==> flow/design.v <==
`timescale 1ns / 1ps
module complex_multiplier#(parameter INPUT_DATA_WIDTH = 16)
    (
        input  wire                                    i_clk,
        input  wire                                    i_rst,
        input  wire signed [INPUT_DATA_WIDTH-1:0]      i_real_h,
        input  wire signed [INPUT_DATA_WIDTH-1:0]      i_imag_h,
        input  wire signed [INPUT_DATA_WIDTH-1:0]      i_real_y,
        input  wire signed [INPUT_DATA_WIDTH-1:0]      i_imag_y,
        output reg  signed [INPUT_DATA_WIDTH*2:0]      o_real,
        output reg  signed [INPUT_DATA_WIDTH*2:0]      o_imag
    );
    reg signed [INPUT_DATA_WIDTH*2-1:0] ac;
    reg signed [INPUT_DATA_WIDTH*2-1:0] ad;
    reg signed [INPUT_DATA_WIDTH*2-1:0] cb;
    reg signed [INPUT_DATA_WIDTH*2-1:0] bd;
    always@(posedge i_clk) begin
        if(i_rst)begin
            o_real <= 0;
            o_imag <= 0;
            ac     <= 0;
            ad     <= 0;
            cb     <= 0;
            bd     <= 0;
        end         
        else begin
            ac <= i_real_h * i_real_y;
            ad <= i_real_h * i_imag_y;
            cb <= i_real_y * i_imag_h;
            bd <= i_imag_h * i_imag_y;
            o_real <= ac - bd;
            o_imag <= ad + cb;
        end
    end
endmodule
# Reports on complex_multiplier
# What the tools print for complex_multiplier, step after step.
# Line numbers count from 1 in the design file above.
# Operators: Yosys type, input widths -> output width; for muxes data width and select width s.
# Not given: --
[design] top="complex_multiplier" clock_port="i_clk" library="sky130hd" pvt_corner="tt_025C_1v80"

# Elaborated design
# Yosys after proc, flatten, opt, wreduce and memory -nomap, before mapping. Enables and synchronous resets that opt folds into registers are not counted as muxes. Memory bits, and registers merged into a memory's read port (data or address), are not among the register bits. Print and check cells are not counted. Equal cells are merged and count once.
[op_classes] add_sub_neg=2 n_mul=4
[op_table] operator="$mul 16x16->32" count=4
[op_table] operator="$add 32x32->33" count=1
[op_table] operator="$sub 32x32->33" count=1
[bits] ff_bits=194 inputBits=66 elab_cells=12

# Longest topological paths
# Yosys ltp: most cells in a row. Word level: on the elaborated netlist, between registers, memories and ports. Mapped: between sequential cells and ports; inverters and the memories' decode and read muxes count.
[depth] depth_word=1 abc_area=0 mapped_depth=25

# After synthesis
# The flow's flattened synthesis, as Yosys stat reports it; memories are mapped. The netlist is that of the ABC_AREA named above (0 if unset); the other value can give another one.
[synth_totals] stdcells=5189 yosys_area_um2=47160.2 ffs=194 n_buf=218
[by_type] type="sky130_fd_sc_hd__fa_1" count=1050
[by_type] type="sky130_fd_sc_hd__ha_1" count=392
[by_type] type="sky130_fd_sc_hd__inv_1" count=1204
[by_type] type="sky130_fd_sc_hd__dfxtp_1" count=194
[by_type] type="sky130_fd_sc_hd__and2_1" count=514
[by_type] type="sky130_fd_sc_hd__nand2_1" count=531
[by_type] type="sky130_fd_sc_hd__nor2_1" count=244
[by_type] type="sky130_fd_sc_hd__xnor2_1" count=104
[by_type] type="sky130_fd_sc_hd__clkbuf_1" count=214
[by_type] type="sky130_fd_sc_hd__a21oi_1" count=114
[by_type] type="sky130_fd_sc_hd__xor2_1" count=56
[by_type] type="sky130_fd_sc_hd__a21o_1" count=64
[by_type] type="sky130_fd_sc_hd__o21ai_0" count=76
[by_type] type="sky130_fd_sc_hd__o21a_1" count=35
[by_type] type="sky130_fd_sc_hd__nor2b_1" count=40
[by_type] type="sky130_fd_sc_hd__nor3_1" count=50
[by_type] type="sky130_fd_sc_hd__nand2b_1" count=31
[by_type] type="sky130_fd_sc_hd__a211oi_1" count=25
# Not listed: further types 55, cells in them 251.

# Timing after synthesis
# Source: OpenSTA report_checks on the synthesized netlist (no wires, ideal clock, input and output delay 20% of the period each), path of least setup slack; recovery checks are left aside. Register names are those of the netlist, which keeps one name where synthesis merged equal registers.
[synth_path] kind="input port to flip-flop" from="input port i_real_h[15]" to="register ad[30]" tclk_ps=10000 setup_time_ps=121 t_first_pin_ps=2000 arrival_ps=7827 required_time_ps=9879 setup_slack_ps=2053 path_delay_ps=5948 driving_pins=21 n_path_buf=1 period_less_setup_slack_ps=7947
# "path_delay_ps" is the arrival time less input delay plus setup time.
# "driving_pins": output pins that drive a net of the path, with the launching flip-flop's if there is one; two outputs of one cell count as two.
# "period_less_setup_slack_ps" = period - worst setup slack (recovery checks aside). The figure is calculated, with input and output delays left at 20% of the set period.
# Between the ends stands the longest chain of elaborated cells between them, by number of cells; it is not shown to be the way that was timed. Of several equally long chains one is given.
# Each line given opens the expression or statement behind the cell; cells for indexed reads and writes are added by Yosys, which also makes memories of some case tables.
[synth_between] path_cell_list="sky130_fd_sc_hd__clkbuf_1 sky130_fd_sc_hd__nand2_1 sky130_fd_sc_hd__inv_1 sky130_fd_sc_hd__fa_1 sky130_fd_sc_hd__fa_1 sky130_fd_sc_hd__fa_1 sky130_fd_sc_hd__fa_1 sky130_fd_sc_hd__fa_1 sky130_fd_sc_hd__inv_1 sky130_fd_sc_hd__fa_1 sky130_fd_sc_hd__inv_1 sky130_fd_sc_hd__ha_1 sky130_fd_sc_hd__a21o_1 sky130_fd_sc_hd__a21o_1 sky130_fd_sc_hd__a21o_1 sky130_fd_sc_hd__a221o_1 sky130_fd_sc_hd__a311o_1 sky130_fd_sc_hd__a21oi_1 sky130_fd_sc_hd__nor2_1 sky130_fd_sc_hd__o41ai_1 sky130_fd_sc_hd__mux2_2" elab_chain_cells=1 cells_between=1 lines_between=1
[synth_lines] item="start, declared" line_no=6 rtl="input  wire signed [INPUT_DATA_WIDTH-1:0]      i_real_h,"
[synth_lines] item="$mul 16x16->32" line_no=28 rtl="ad <= i_real_h * i_imag_y;"
[synth_lines] item="end, assigned" line_no=22 rtl="ad     <= 0;"
[synth_lines] item="end, assigned" line_no=28
[synth_lines] item="end, declared" line_no=14 rtl="reg signed [INPUT_DATA_WIDTH*2-1:0] ad;"

# Worst path after layout
# From the final timing report of run 1: the path of least setup slack in the routed layout; clock arrival at registers is part of the times.
# The report prints the path's times to 10 ps; the period is as set.
[layout_path] kind="input port to flip-flop" from="input port i_imag_y[1]" to="register ad[31]" tclk_ps=8250 setup_time_ps=160 t_first_pin_ps=1650 arrival_ps=7830 required_time_ps=8540 setup_slack_ps=710 driving_pins=22 n_path_buf=2
# Between the ends stands the longest chain of elaborated cells between them, by number of cells; it is not shown to be the way that was timed. Of several equally long chains one is given.
[layout_between] path_cell_list="sky130_fd_sc_hd__buf_12 sky130_fd_sc_hd__clkbuf_16 sky130_fd_sc_hd__nand2_8 sky130_fd_sc_hd__inv_6 sky130_fd_sc_hd__fa_2 sky130_fd_sc_hd__fa_2 sky130_fd_sc_hd__fa_2 sky130_fd_sc_hd__fa_2 sky130_fd_sc_hd__fa_1 sky130_fd_sc_hd__inv_1 sky130_fd_sc_hd__fa_1 sky130_fd_sc_hd__inv_2 sky130_fd_sc_hd__ha_4 sky130_fd_sc_hd__a21o_1 sky130_fd_sc_hd__a21oi_2 sky130_fd_sc_hd__nor2b_2 sky130_fd_sc_hd__o221a_2 sky130_fd_sc_hd__a311oi_4 sky130_fd_sc_hd__a21oi_2 sky130_fd_sc_hd__o41a_1 sky130_fd_sc_hd__o21ai_1 sky130_fd_sc_hd__nor3b_4" elab_chain_cells=1 cells_between=1 lines_between=1
[layout_lines] item="start, declared" line_no=9 rtl="input  wire signed [INPUT_DATA_WIDTH-1:0]      i_imag_y,"
[layout_lines] item="$mul 16x16->32" line_no=28 rtl="ad <= i_real_h * i_imag_y;"
[layout_lines] item="end, assigned" line_no=22 rtl="ad     <= 0;"
[layout_lines] item="end, assigned" line_no=28
[layout_lines] item="end, declared" line_no=14 rtl="reg signed [INPUT_DATA_WIDTH*2-1:0] ad;"

# Design complex_multiplier on sky130hd. What follows are 5 stored runs of the flow, each under its own settings; their order means nothing. The constraints put input and output delay at 20% of the set period each and load the outputs with 0.01 pF.
# "clock_period_reached_ps" = clock period - worst setup slack. The figure is calculated, with input and output delays left at 20% of the set period.
# "worst_setup_path_time_ps" is the time allowed to the run's worst setup path (the clock period less input and output delay, where it has them) less its slack. Clock arrival times count: a late capture clock shortens it, a late launch clock lengthens it.
# "worst_setup_path_time_ps" is given in steps of 10 ps.
run="run 1" settings CAP_MARGIN=15 CELL_PAD_IN_SITES_GLOBAL_PLACEMENT=1 CORE_UTILIZATION=45 CTS_CLUSTER_DIAMETER=291 CTS_CLUSTER_SIZE=58 GPL_TIMING_DRIVEN=0 PLACE_DENSITY_LB_ADDON=0.14 SETUP_SLACK_MARGIN=2.03 SLEW_MARGIN=40 TNS_END_PERCENT=45 period_ns=8.25 CORE_MARGIN=2
run="run 1" results hold_ws_ps=580 ws_setup_ps=709 clock_period_reached_ps=7541 tns_setup_ps=0 design_die_area_um2=107407.0 layout_utilization_pct=55.5 worst_setup_path_time_ps=5890 critical_path_kind="input port to flip-flop" post_synth_area_um2=47160.2
run="run 2" settings CORE_UTILIZATION=42 period_ns=9.0 CAP_MARGIN=20 CORE_MARGIN=2 SLEW_MARGIN=20
run="run 2" results ws_setup_ps=770 design_die_area_um2=114982.0 tns_setup_ps=0 clock_period_reached_ps=8230 layout_utilization_pct=46.6 worst_setup_path_time_ps=6430 critical_path_kind="input port to flip-flop" post_synth_area_um2=47160.2 hold_ws_ps=560
run="run 3" settings CORE_UTILIZATION=40 period_ns=5.42 CAP_MARGIN=20 CORE_MARGIN=2 SLEW_MARGIN=20
run="run 3" results post_synth_area_um2=47160.2 layout_utilization_pct=55.3 clock_period_reached_ps=6456 hold_ws_ps=524 worst_setup_path_time_ps=5370 critical_path_kind="input port to flip-flop" ws_setup_ps=-1036 design_die_area_um2=120662.0 tns_setup_ps=-50549
run="run 4" settings ABC_AREA=1 CELL_PAD_IN_SITES_DETAIL_PLACEMENT=0 CELL_PAD_IN_SITES_GLOBAL_PLACEMENT=0 CORE_ASPECT_RATIO=1.03 CORE_MARGIN=8 CORE_UTILIZATION=15 CTS_CLUSTER_SIZE=54 GPL_ROUTABILITY_DRIVEN=0 HOLD_SLACK_MARGIN=0.03 MIN_ROUTING_LAYER="met2" PLACE_DENSITY_LB_ADDON=0.11 SETUP_SLACK_MARGIN=0.67 SLEW_MARGIN=25 period_ns=10.9 CAP_MARGIN=20
run="run 4" results design_die_area_um2=368173.0 ws_setup_ps=2426 layout_utilization_pct=17.3 worst_setup_path_time_ps=6290 critical_path_kind="input port to flip-flop" clock_period_reached_ps=8474 tns_setup_ps=0 hold_ws_ps=614 post_synth_area_um2=52351.5
run="run 5" settings ABC_AREA=0 CAP_MARGIN=15 CORE_MARGIN=3 CORE_UTILIZATION=67 CTS_CLUSTER_DIAMETER=44 CTS_CLUSTER_SIZE=55 GPL_ROUTABILITY_DRIVEN=1 MIN_ROUTING_LAYER="met2" SETUP_SLACK_MARGIN=0.5 SLEW_MARGIN=40 TNS_END_PERCENT=90 period_ns=8.47
run="run 5" results worst_setup_path_time_ps=6130 critical_path_kind="input port to flip-flop" tns_setup_ps=0 design_die_area_um2=73609.1 hold_ws_ps=505 post_synth_area_um2=47160.2 clock_period_reached_ps=7827 layout_utilization_pct=75.4 ws_setup_ps=643
